==> flow/design.v <==
`timescale 1ns / 1ps
module skin_detection(
    input clk,
    input n_rst,
    input [23:0] i_vid_data,
    input i_vid_hsync,
    input i_vid_vsync,
    input i_vid_VDE,
    input [3:0] sw,
    output reg [23:0] o_vid_data,
    output reg o_vid_hsync,
    output reg o_vid_vsync,
    output reg o_vid_VDE
);
    localparam [7:0] skin_y = 8'd80;
    localparam [7:0] skin_cb_min = 8'd70;  
    localparam [7:0] skin_cb_max = 8'd135;  
    localparam [7:0] skin_cr_min = 8'd120;  
    localparam [7:0] skin_cr_max = 8'd180;   
    reg signed [8:0] y, ytemp;
    reg signed [8:0] cb;
    reg signed [8:0] cr;
    reg signed [8:0] rtemp,gtemp,btemp, rtemp2, gtemp2, btemp2;
    localparam [7:0] r  = 8'd255;
    localparam [7:0] g = 8'd0;
    localparam [7:0] b = 8'd255;
    wire [7:0] red, green, blue;
    assign {red, blue, green} = i_vid_data;
    wire hsync = i_vid_hsync;
    wire vsync = i_vid_vsync;
    wire VDE = i_vid_VDE;
    always @(posedge clk) begin
        if(sw == 4'd1) begin
        ytemp <= 16+ (256*red+green*645+blue*98)/1000;
        cb <= (577*(btemp-ytemp))/1000+128;
        cr <= (713*(rtemp-ytemp))/1000+128;
        y <= ytemp;
        rtemp <= red;
        gtemp <= green;
        btemp <= blue;
        rtemp2 <= rtemp;
        gtemp2 <= gtemp;
        btemp2 <= btemp;
        if(y > skin_y && skin_cb_min < cb && skin_cb_max > cb && skin_cr_min < cr && skin_cr_max > cr) begin
            o_vid_data[23:16] <= rtemp2;
            o_vid_data[15:8] <= btemp2;
            o_vid_data[7:0] <= gtemp2;
        end else begin
            o_vid_data[23:16] <= r;
            o_vid_data[15:8] <= b;
            o_vid_data[7:0] <= g;
        end
        o_vid_hsync <=  hsync;
        o_vid_vsync <=  vsync;
        o_vid_VDE <=  VDE;
    end
    end
endmodule
`timescale 1ns / 1ps
module inversion(
    input clk,
    input n_rst,
    input [23:0] i_vid_data,
    input i_vid_hsync,
    input i_vid_vsync,
    input i_vid_VDE,
    input [3:0] sw,
    output reg [23:0] o_vid_data,
    output reg o_vid_hsync,
    output reg o_vid_vsync,
    output reg o_vid_VDE
);
    wire [7:0] red, green, blue;
    assign {red, green, blue} = i_vid_data;
 always @(posedge clk) begin
        if(sw == 4'd2) begin
            o_vid_data[23:16] <= 255-red;
            o_vid_data[15:8] <= 255-green;
            o_vid_data[7:0] <= 255-blue;
        end
        o_vid_hsync <= i_vid_hsync;
        o_vid_vsync <=  i_vid_vsync;
        o_vid_VDE <=  i_vid_VDE;
        end
endmodule
`timescale 1ns / 1ps
module position(
input clk,
    input n_rst,
    input [23:0] i_vid_data,
    input i_vid_hsync,
    input i_vid_vsync,
    input i_vid_VDE,
    input [3:0] sw,
    output reg [23:0] o_vid_data,
    output reg o_vid_hsync,
    output reg o_vid_vsync,
    output reg o_vid_VDE
);
    wire [7:0] red, green, blue;
    reg [16:0] vcount, hcount;
    reg [16:0] vcount_q, hcount_q;
    assign {red, blue, green} = i_vid_data;
    always @* begin
        hcount = hcount_q;
        vcount = vcount_q;
        if(!n_rst) begin
            hcount = 0;
            vcount = 0;
        end else
            if(i_vid_VDE) begin
        if(hcount_q>=16'd1919) begin
            hcount = 0;
            if(vcount_q>=16'd1079)
                vcount =0;
         else vcount = vcount_q +1;
    end else hcount = hcount_q +1;
    end
    end
    always @(posedge clk) begin
        hcount_q <= hcount;
        vcount_q <= vcount;
    end
    wire [7:0] grey = (3*red)/100 + (59*green)/100 + (11*blue)/100;
     always @(posedge clk) begin
           if(sw == 4'd3) begin
             if (hcount > 200 && hcount < 800) begin
                o_vid_data[23:16] <= grey;
                 o_vid_data[15:8] <= grey; 
                 o_vid_data[7:0] <= grey;         
           end
           else
             o_vid_data <= i_vid_data;
           end
           o_vid_hsync <= i_vid_hsync;
           o_vid_vsync <=  i_vid_vsync;
           o_vid_VDE <=  i_vid_VDE;
           end
endmodule
`timescale 1ns / 1ps
module colour_change #
(
    parameter DATA_WIDTH = 24  
)
(
    input  wire                   clk,
    input  wire                   n_rst,
    input  wire [DATA_WIDTH-1:0] i_vid_data,
    input  wire                  i_vid_hsync,
    input  wire                  i_vid_vsync,
    input  wire                  i_vid_VDE,
    output reg [DATA_WIDTH-1:0] o_vid_data,
    output reg                  o_vid_hsync,
    output reg                  o_vid_vsync,
    output reg                  o_vid_VDE,
    input wire [3:0] btn,
    input wire [3:0] sw,
    output wire [3:0] led 
);
 assign led = 4'd0;
 wire [23:0] out1, out2,out3;
   wire hsync, vsync, vde, hsync2, vsync2, vde2, hsync3, vsync3, vde3;
   always@* begin
       case(sw)
           4'd1:begin o_vid_data=out1;
           o_vid_hsync = hsync;
           o_vid_vsync = vsync;
           o_vid_VDE = vde;
           end
           4'd2: begin 
            o_vid_data=out2;
            o_vid_hsync = hsync2;
            o_vid_vsync = vsync2;
            o_vid_VDE = vde2;
           end
           4'd3: begin 
           o_vid_data=out3;
           o_vid_hsync = hsync3;
           o_vid_vsync = vsync3;
           o_vid_VDE = vde3;
          end
          default: begin
           o_vid_data=i_vid_data;
           o_vid_hsync = i_vid_hsync;
           o_vid_vsync = i_vid_vsync;
           o_vid_VDE = i_vid_VDE;
           end
       endcase
   end
   skin_detection skin(.clk(clk), .n_rst(n_rst), .i_vid_data(i_vid_data), .i_vid_hsync(i_vid_hsync), .i_vid_vsync(i_vid_vsync), .i_vid_VDE(i_vid_VDE), .o_vid_data(out1), .o_vid_hsync(hsync), .o_vid_vsync(vsync), .o_vid_VDE(vde), .sw(sw));
   inversion inverse(.clk(clk), .n_rst(n_rst), .i_vid_data(i_vid_data), .i_vid_hsync(i_vid_hsync), .i_vid_vsync(i_vid_vsync), .i_vid_VDE(i_vid_VDE), .o_vid_data(out2), .o_vid_hsync(hsync2), .o_vid_vsync(vsync2), .o_vid_VDE(vde2), .sw(sw));
   position pos(.clk(clk), .n_rst(n_rst), .i_vid_data(i_vid_data), .i_vid_hsync(i_vid_hsync), .i_vid_vsync(i_vid_vsync), .i_vid_VDE(i_vid_VDE), .o_vid_data(out3), .o_vid_hsync(hsync3), .o_vid_vsync(vsync3), .o_vid_VDE(vde3), .sw(sw));
endmodule
Reports on colour_change --
What the tools print for colour_change, step after step. Line numbers count from 1 in the design file above. A cell with -- has no value.
Inputs: top colour_change, clock port clk, library sky130hd, corner tt_025C_1v80

Elaborated design --
Yosys after proc, flatten, opt, wreduce and memory -nomap, before mapping. Enables and synchronous resets that opt folds into registers are not counted as muxes. Memory bits, and registers merged into a memory's read port (data or address), are not among the register bits. Print and check cells are not counted. Equal cells are merged and count once.
Storage and ports: word-level cells 79, output and inout bits 31, input bits 37, flip-flop bits (word level) 179
Operators by class: div/mod/pow operators 6, magnitude comparators 8, multiply operators 7, reduce/logical cells 6, add/sub/neg operators 13, muxes and demuxes 10, equal/unequal tests 3
Operators with widths (number):
- 11-bit by 32-bit multiplier with 32-bit output (first input constant) | 2
- 32-bit by 11-bit divider with 32-bit output (second input constant) | 2
- 32-bit by 7-bit divider with 32-bit output (second input constant) | 3
- 32-bit by 10-bit divider with 32-bit output (second input constant) | 1
- 8-bit by 10-bit multiplier with 18-bit output (second input constant) | 1
- 6-bit by 8-bit multiplier with 14-bit output (first input constant) | 1
- 8-bit by 6-bit multiplier with 14-bit output (second input constant) | 1
- 24-bit case mux with 3-bit select | 1
- 17-bit 2-to-1 mux | 3
- 4-bit by 8-bit multiplier with 12-bit output (first input constant) | 1
- 16-bit by 32-bit adder with 32-bit output | 1
- 32-bit adder | 1
- 8-bit subtractor (first input constant) | 3
- 8-bit 2-to-1 mux | 3
- 2-bit by 8-bit multiplier with 10-bit output (first input constant) | 1
- 9-bit by 9-bit subtractor with 10-bit output | 2
- 7-bit by 9-bit less-than comparator with 1-bit output (first input constant) | 2
- 8-bit by 9-bit > comparator with 1-bit output (first input constant) | 2
- 9-bit adder (second input constant) | 2
- 17-bit by 1-bit adder with 17-bit output (second input constant) | 1
- 17-bit by 10-bit less-than comparator with 1-bit output (second input constant) | 1
- 17-bit by 11-bit greater-or-equal comparator with 1-bit output (second input constant) | 1
- 17-bit by 8-bit > comparator with 1-bit output (second input constant) | 1
- 8-bit adder | 2
- 5-bit by 9-bit adder with 9-bit output (first input constant) | 1
- 9-bit by 7-bit > comparator with 1-bit output (second input constant) | 1
- 4-bit by 2-bit == test with 1-bit output (second input constant) | 2
- 1-bit case mux with 2-bit select | 3
Not listed: further kinds 3, cells in them 7.

Depth --
Depth = most cells in a row (Yosys ltp): at word level without a register or memory, in the mapped netlist without a sequential cell, where the memories' decode and read muxes count.
Logic depth: depth in word-level cells 7, ABC_AREA 0, gate-level depth with buffers 68, depth with buffers taken out 61

Mapped cells and area --
Yosys stat after the flow's synthesis: flattened, memories mapped to cells. It holds for the ABC_AREA given above (unset counts as 0); a run with the other value may have another netlist.
Mapped netlist: cells in the netlist 3106, chip area (Yosys) 26120.1 µm², flip-flops 179, area of sequential cells 5175.0 µm², buffers 80
Cell types:
- sky130_fd_sc_hd__edfxtp_1 | number 159, area in all 4.77E+03 µm²
- sky130_fd_sc_hd__ha_1 | number 285, area in all 3565.92 µm²
- sky130_fd_sc_hd__xnor2_1 | number 175, area in all 1532.72 µm²
- sky130_fd_sc_hd__fa_1 | number 68, area in all 1.36E+03 µm²
- sky130_fd_sc_hd__nand2_1 | number 304, area in all 1.14E+03 µm²
- sky130_fd_sc_hd__inv_1 | number 251, area in all 942.154 µm²
- sky130_fd_sc_hd__nor2_1 | number 230, area in all 863.328 µm²
- sky130_fd_sc_hd__a21oi_1 | number 171, area in all 855.821 µm²
- sky130_fd_sc_hd__o21ai_0 | number 163, area in all 815.782 µm²
- sky130_fd_sc_hd__mux2i_1 | number 76, area in all 760.73 µm²
- sky130_fd_sc_hd__xor2_1 | number 70, area in all 613.088 µm²
- sky130_fd_sc_hd__dfxtp_1 | number 20, area in all 400.384 µm²
- sky130_fd_sc_hd__a21o_1 | number 45, area in all 337.824 µm²
- sky130_fd_sc_hd__o211ai_1 | number 45, area in all 337.824 µm²
- sky130_fd_sc_hd__nand3_1 | number 67, area in all 335.322 µm²
- sky130_fd_sc_hd__nor3_1 | number 58, area in all 290.278 µm²
- sky130_fd_sc_hd__or2_2 | number 46, area in all 287.776 µm²
- sky130_fd_sc_hd__maj3_1 | number 25, area in all 250.24 µm²
Not listed: further types 128, cells in them 848. By module: a second synthesis without flattening, with its own total; a netlist apart from the flattened one above.
Second synthesis, totals: cell total of the unflattened synthesis 3377, area total of the unflattened synthesis 28307.1 µm²
Rows give one instance, submodules left out.
By module:
- skin_detection | instances 1, area 19070.8 µm², cells 2285, seq. area 3333.2 µm²
- position | instances 1, area 6825.3 µm², cells 840, seq. area 1121.1 µm²
- colour_change | instances 1, area 1525.2 µm², cells 200, seq. area 0.0 µm²
- inversion | instances 1, area 885.8 µm², cells 52, seq. area 780.7 µm²

Path before layout --
Path of least setup slack by OpenSTA after synthesis, without wires, with an ideal clock, recovery checks aside; 20% of the period is set as input and as output delay. Where synthesis merged equal registers, the netlist keeps one of their names.
Path after synthesis: kind input-to-reg, start point input i_vid_data[0], end point register pos.o_vid_data[23], data arrival time 16220 ps, data required time 19746 ps, path slack 3526 ps, delay of the path 12474 ps, buffers on the path 2, time at the first pin 4000 ps, input delay 4000 ps, clock period 20000 ps, driving pins on the path 56, setup time 254 ps, period reached after synthesis 16474 ps
"delay of the path" is the arrival time less input delay plus setup time. "driving pins on the path" counts driving pins, that of a launching flip-flop among them; a cell with two outputs on the path counts twice. "period reached after synthesis" = period - worst setup slack (recovery checks aside). The figure is calculated, with input and output delays left at 20% of the set period. Between the ends stands the longest chain of elaborated cells between them, by number of cells; it is not shown to be the way that was timed. Of several equally long chains one is given. A line is the first line of the expression or statement that the cell stems from. Yosys adds cells for indexed reads and writes and turns some case tables into memories.
Between the ends, after synthesis: path through sky130_fd_sc_hd__fa_1 > sky130_fd_sc_hd__inv_1 > sky130_fd_sc_hd__fa_1 > sky130_fd_sc_hd__fa_1 > sky130_fd_sc_hd__inv_1 > sky130_fd_sc_hd__ha_1 > sky130_fd_sc_hd__nor2b_1 > sky130_fd_sc_hd__o21ai_0 > sky130_fd_sc_hd__a21oi_1 > sky130_fd_sc_hd__o21ai_0 > sky130_fd_sc_hd__a21boi_1 > sky130_fd_sc_hd__o21ai_0 > sky130_fd_sc_hd__a21oi_1 > sky130_fd_sc_hd__o21ai_0 > sky130_fd_sc_hd__nand3_1 > sky130_fd_sc_hd__a2111o_1 > sky130_fd_sc_hd__a41o_1 > sky130_fd_sc_hd__o31ai_1 > [20 not listed] > sky130_fd_sc_hd__maj3_1 > sky130_fd_sc_hd__maj3_1 > sky130_fd_sc_hd__mux2i_1 > sky130_fd_sc_hd__o21ai_1 > sky130_fd_sc_hd__xor2_1 > sky130_fd_sc_hd__o2111ai_1 > sky130_fd_sc_hd__fa_1 > sky130_fd_sc_hd__ha_1 > sky130_fd_sc_hd__inv_1 > sky130_fd_sc_hd__fa_1 > sky130_fd_sc_hd__nor2b_1 > sky130_fd_sc_hd__o21ai_0 > sky130_fd_sc_hd__nand2b_1 > sky130_fd_sc_hd__a21o_1 > sky130_fd_sc_hd__a21oi_1 > sky130_fd_sc_hd__xor2_1 > sky130_fd_sc_hd__nand2b_1 > sky130_fd_sc_hd__nand2_1, cells in the longest elaborated chain 5, elaborated cells between the ends (all ways) 5, RTL lines with such cells 2, those cells by class add/sub: 2; mul: 1; div: 1; mux: 1
Ends and longest elaborated chain, after synthesis:
- start, declared | RTL line 148 | input  wire [DATA_WIDTH-1:0] i_vid_data,
- 6-bit by 8-bit multiplier with 14-bit output | RTL line 124 | wire [7:0] grey = (3*red)/100 + (59*green)/100 + (11*blue)/100;
- 32-bit by 7-bit divider with 32-bit output | RTL line 124
- 8-bit adder x2 | RTL line 124
- 8-bit 2-to-1 mux | RTL line 127 | if (hcount > 200 && hcount < 800) begin
- end, assigned | RTL line 128 | o_vid_data[23:16] <= grey;
- end, assigned | RTL line 133 | o_vid_data <= i_vid_data;
- end, declared | RTL line 95 | output reg [23:0] o_vid_data,

Path in the finished layout --
From the final timing report of run A: the path of least setup slack in the routed layout; clock arrival at registers is part of the times. The path's times are printed in steps of 10 ps; the period is the one set.
Path post-layout: kind input-to-reg, start point input i_vid_data[0], end point register pos.o_vid_data[7], buffers on the path 1, clock period 29600 ps, setup time 250 ps, driving pins on the path 56, input delay 5920 ps, path slack 8910 ps, time at the first pin 5920 ps, data arrival time 20890 ps, data required time 29800 ps
Between the ends stands the longest chain of elaborated cells between them, by number of cells; it is not shown to be the way that was timed. Of several equally long chains one is given.
Between the ends, post-layout: path through sky130_fd_sc_hd__clkdlybuf4s50_1 > sky130_fd_sc_hd__inv_1 > sky130_fd_sc_hd__ha_1 > sky130_fd_sc_hd__ha_1 > sky130_fd_sc_hd__inv_1 > sky130_fd_sc_hd__fa_1 > sky130_fd_sc_hd__inv_1 > sky130_fd_sc_hd__ha_1 > sky130_fd_sc_hd__a21o_1 > sky130_fd_sc_hd__a21oi_1 > sky130_fd_sc_hd__o21ai_0 > sky130_fd_sc_hd__a21oi_1 > sky130_fd_sc_hd__o21ai_0 > sky130_fd_sc_hd__a21oi_1 > sky130_fd_sc_hd__o21ai_0 > sky130_fd_sc_hd__a21oi_1 > sky130_fd_sc_hd__xor2_1 > sky130_fd_sc_hd__o41ai_1 > [20 not listed] > sky130_fd_sc_hd__maj3_1 > sky130_fd_sc_hd__maj3_1 > sky130_fd_sc_hd__mux2i_1 > sky130_fd_sc_hd__o21ai_1 > sky130_fd_sc_hd__xor2_1 > sky130_fd_sc_hd__o2111ai_1 > sky130_fd_sc_hd__fa_1 > sky130_fd_sc_hd__ha_1 > sky130_fd_sc_hd__inv_1 > sky130_fd_sc_hd__fa_1 > sky130_fd_sc_hd__nor2b_1 > sky130_fd_sc_hd__o21ai_0 > sky130_fd_sc_hd__nand2b_1 > sky130_fd_sc_hd__a21o_1 > sky130_fd_sc_hd__a21oi_1 > sky130_fd_sc_hd__xor2_1 > sky130_fd_sc_hd__nand2b_1 > sky130_fd_sc_hd__nand2_1, cells in the longest elaborated chain 5, elaborated cells between the ends (all ways) 5, RTL lines with such cells 2, those cells by class add/sub: 2; mul: 1; div: 1; mux: 1
Ends and longest elaborated chain, post-layout:
- start, declared | RTL line 148 | input  wire [DATA_WIDTH-1:0] i_vid_data,
- 6-bit by 8-bit multiplier with 14-bit output | RTL line 124 | wire [7:0] grey = (3*red)/100 + (59*green)/100 + (11*blue)/100;
- 32-bit by 7-bit divider with 32-bit output | RTL line 124
- 8-bit adder x2 | RTL line 124
- 8-bit 2-to-1 mux | RTL line 127 | if (hcount > 200 && hcount < 800) begin
- end, assigned | RTL line 130 | o_vid_data[7:0] <= grey;
- end, assigned | RTL line 133 | o_vid_data <= i_vid_data;
- end, declared | RTL line 95 | output reg [23:0] o_vid_data,

--- measured runs ---
Top module colour_change; platform sky130hd; tools Yosys and OpenROAD; 4 stored runs in no particular order. Input and output delays are each 20% of the period that was set; the output load is 0.01 pF.
By "clock period reached" is meant the clock period of the run minus its worst setup slack. This is arithmetic on one report: input and output delays are still those of the set period (20% each).
"time on the worst setup path" is the time allowed to the run's worst setup path (the clock period less input and output delay, where it has them) less its slack. Clock arrival times count: a late capture clock shortens it, a late launch clock lengthens it.
"time on the worst setup path" is given in steps of 10 ps.

[run A] flow files
==> flow/run.sh <==
#!/bin/bash
# the make line also repeats the synthesis and layout settings of config.mk as NAME=value (left out here)
make -C /OpenROAD-flow-scripts/flow DESIGN_CONFIG=/design/flow/config.mk WORK_HOME=/design/flow/orfs CLKGATE_MAP_FILE= finish
==> flow/config.mk <==
export PLATFORM = sky130hd
export DESIGN_NAME = colour_change
export DESIGN_NICKNAME = colour_change
export VERILOG_FILES = /design/flow/design.v
export SDC_FILE = /design/flow/constraint.sdc
export NUM_CORES = 4
export LEC_CHECK = 0
export ABC_AREA = 0
export CAP_MARGIN = 0
export CELL_PAD_IN_SITES_DETAIL_PLACEMENT = 1
export CELL_PAD_IN_SITES_GLOBAL_PLACEMENT = 1
export CORE_MARGIN = 10
export CORE_UTILIZATION = 47
export CTS_CLUSTER_DIAMETER = 369
export CTS_CLUSTER_SIZE = 79
export GPL_ROUTABILITY_DRIVEN = 0
export MIN_ROUTING_LAYER = met2
export PLACE_DENSITY_LB_ADDON = 0.04
export SETUP_SLACK_MARGIN = 5.0
export SLEW_MARGIN = 20
export TNS_END_PERCENT = 35
==> flow/constraint.sdc <==
create_clock -name core_clock -period 29.6 [get_ports {clk}]
set_input_delay 5.9200 -clock core_clock [delete_from_list [all_inputs] [get_ports {clk}]]
set_output_delay 5.9200 -clock core_clock [all_outputs]
set_load 0.01 [all_outputs]

[run A] result: worst setup slack after layout 8914 ps; final utilization 51.0 %; clock period reached 20686 ps; standard-cell area after routing 28083.2 µm²; sum of negative setup slack 0 ps; worst hold slack in the final report 411 ps; full die area 65402.9 µm²; time on the worst setup path 14770 ps; worst setup path kind input-to-reg; Yosys chip area after synthesis 26120.1 µm²

[run B] flow files
==> flow/run.sh <==
#!/bin/bash
# the make line also repeats the synthesis and layout settings of config.mk as NAME=value (left out here)
make -C /OpenROAD-flow-scripts/flow DESIGN_CONFIG=/design/flow/config.mk WORK_HOME=/design/flow/orfs CLKGATE_MAP_FILE= finish
==> flow/config.mk <==
export PLATFORM = sky130hd
export DESIGN_NAME = colour_change
export DESIGN_NICKNAME = colour_change
export VERILOG_FILES = /design/flow/design.v
export SDC_FILE = /design/flow/constraint.sdc
export NUM_CORES = 4
export LEC_CHECK = 0
export ABC_AREA = 1
export CAP_MARGIN = 20
export CELL_PAD_IN_SITES_DETAIL_PLACEMENT = 2
export CORE_ASPECT_RATIO = 1.64
export CORE_MARGIN = 2
export CORE_UTILIZATION = 40
export GPL_ROUTABILITY_DRIVEN = 0
export GPL_TIMING_DRIVEN = 0
export HOLD_SLACK_MARGIN = 0.29
export SETUP_SLACK_MARGIN = 2.19
export SLEW_MARGIN = 35
==> flow/constraint.sdc <==
create_clock -name core_clock -period 10.1 [get_ports {clk}]
set_input_delay 2.0200 -clock core_clock [delete_from_list [all_inputs] [get_ports {clk}]]
set_output_delay 2.0200 -clock core_clock [all_outputs]
set_load 0.01 [all_outputs]

[run B] result: no results, clock tree synthesis failed with DPL-0033

[run C] flow files
==> flow/run.sh <==
#!/bin/bash
# the make line also repeats the synthesis and layout settings of config.mk as NAME=value (left out here)
make -C /OpenROAD-flow-scripts/flow DESIGN_CONFIG=/design/flow/config.mk WORK_HOME=/design/flow/orfs CLKGATE_MAP_FILE= finish
==> flow/config.mk <==
export PLATFORM = sky130hd
export DESIGN_NAME = colour_change
export DESIGN_NICKNAME = colour_change
export VERILOG_FILES = /design/flow/design.v
export SDC_FILE = /design/flow/constraint.sdc
export NUM_CORES = 4
export LEC_CHECK = 0
export ABC_AREA = 1
export CAP_MARGIN = 10
export CELL_PAD_IN_SITES_DETAIL_PLACEMENT = 0
export CORE_MARGIN = 2
export CORE_UTILIZATION = 23
export MAX_ROUTING_LAYER = met5
export PLACE_DENSITY_LB_ADDON = 0.03
export SLEW_MARGIN = 20
export TNS_END_PERCENT = 95
==> flow/constraint.sdc <==
create_clock -name core_clock -period 15.5 [get_ports {clk}]
set_input_delay 3.1000 -clock core_clock [delete_from_list [all_inputs] [get_ports {clk}]]
set_output_delay 3.1000 -clock core_clock [all_outputs]
set_load 0.01 [all_outputs]

[run C] result: final utilization 26.3 %; sum of negative setup slack 0 ps; clock period reached 14252 ps; Yosys chip area after synthesis 24151.9 µm²; time on the worst setup path 11150 ps; worst setup path kind input-to-reg; full die area 107617.0 µm²; worst setup slack after layout 1248 ps; worst hold slack in the final report 423 ps; standard-cell area after routing 27283.7 µm²

[run D] flow files
==> flow/run.sh <==
#!/bin/bash
# the make line also repeats the synthesis and layout settings of config.mk as NAME=value (left out here)
make -C /OpenROAD-flow-scripts/flow DESIGN_CONFIG=/design/flow/config.mk WORK_HOME=/design/flow/orfs CLKGATE_MAP_FILE= finish
==> flow/config.mk <==
export PLATFORM = sky130hd
export DESIGN_NAME = colour_change
export DESIGN_NICKNAME = colour_change
export VERILOG_FILES = /design/flow/design.v
export SDC_FILE = /design/flow/constraint.sdc
export NUM_CORES = 4
export LEC_CHECK = 0
export CAP_MARGIN = 20
export CORE_MARGIN = 2
export CORE_UTILIZATION = 40
export SLEW_MARGIN = 20
==> flow/constraint.sdc <==
create_clock -name core_clock -period 28.8 [get_ports {clk}]
set_input_delay 5.7600 -clock core_clock [delete_from_list [all_inputs] [get_ports {clk}]]
set_output_delay 5.7600 -clock core_clock [all_outputs]
set_load 0.01 [all_outputs]

[run D] result: Yosys chip area after synthesis 26120.1 µm²; sum of negative setup slack 0 ps; final utilization 43.6 %; clock period reached 20086 ps; standard-cell area after routing 28079.4 µm²; worst setup slack after layout 8714 ps; time on the worst setup path 14330 ps; worst setup path kind input-to-reg; full die area 67361.0 µm²; worst hold slack in the final report 421 ps
--- end ---
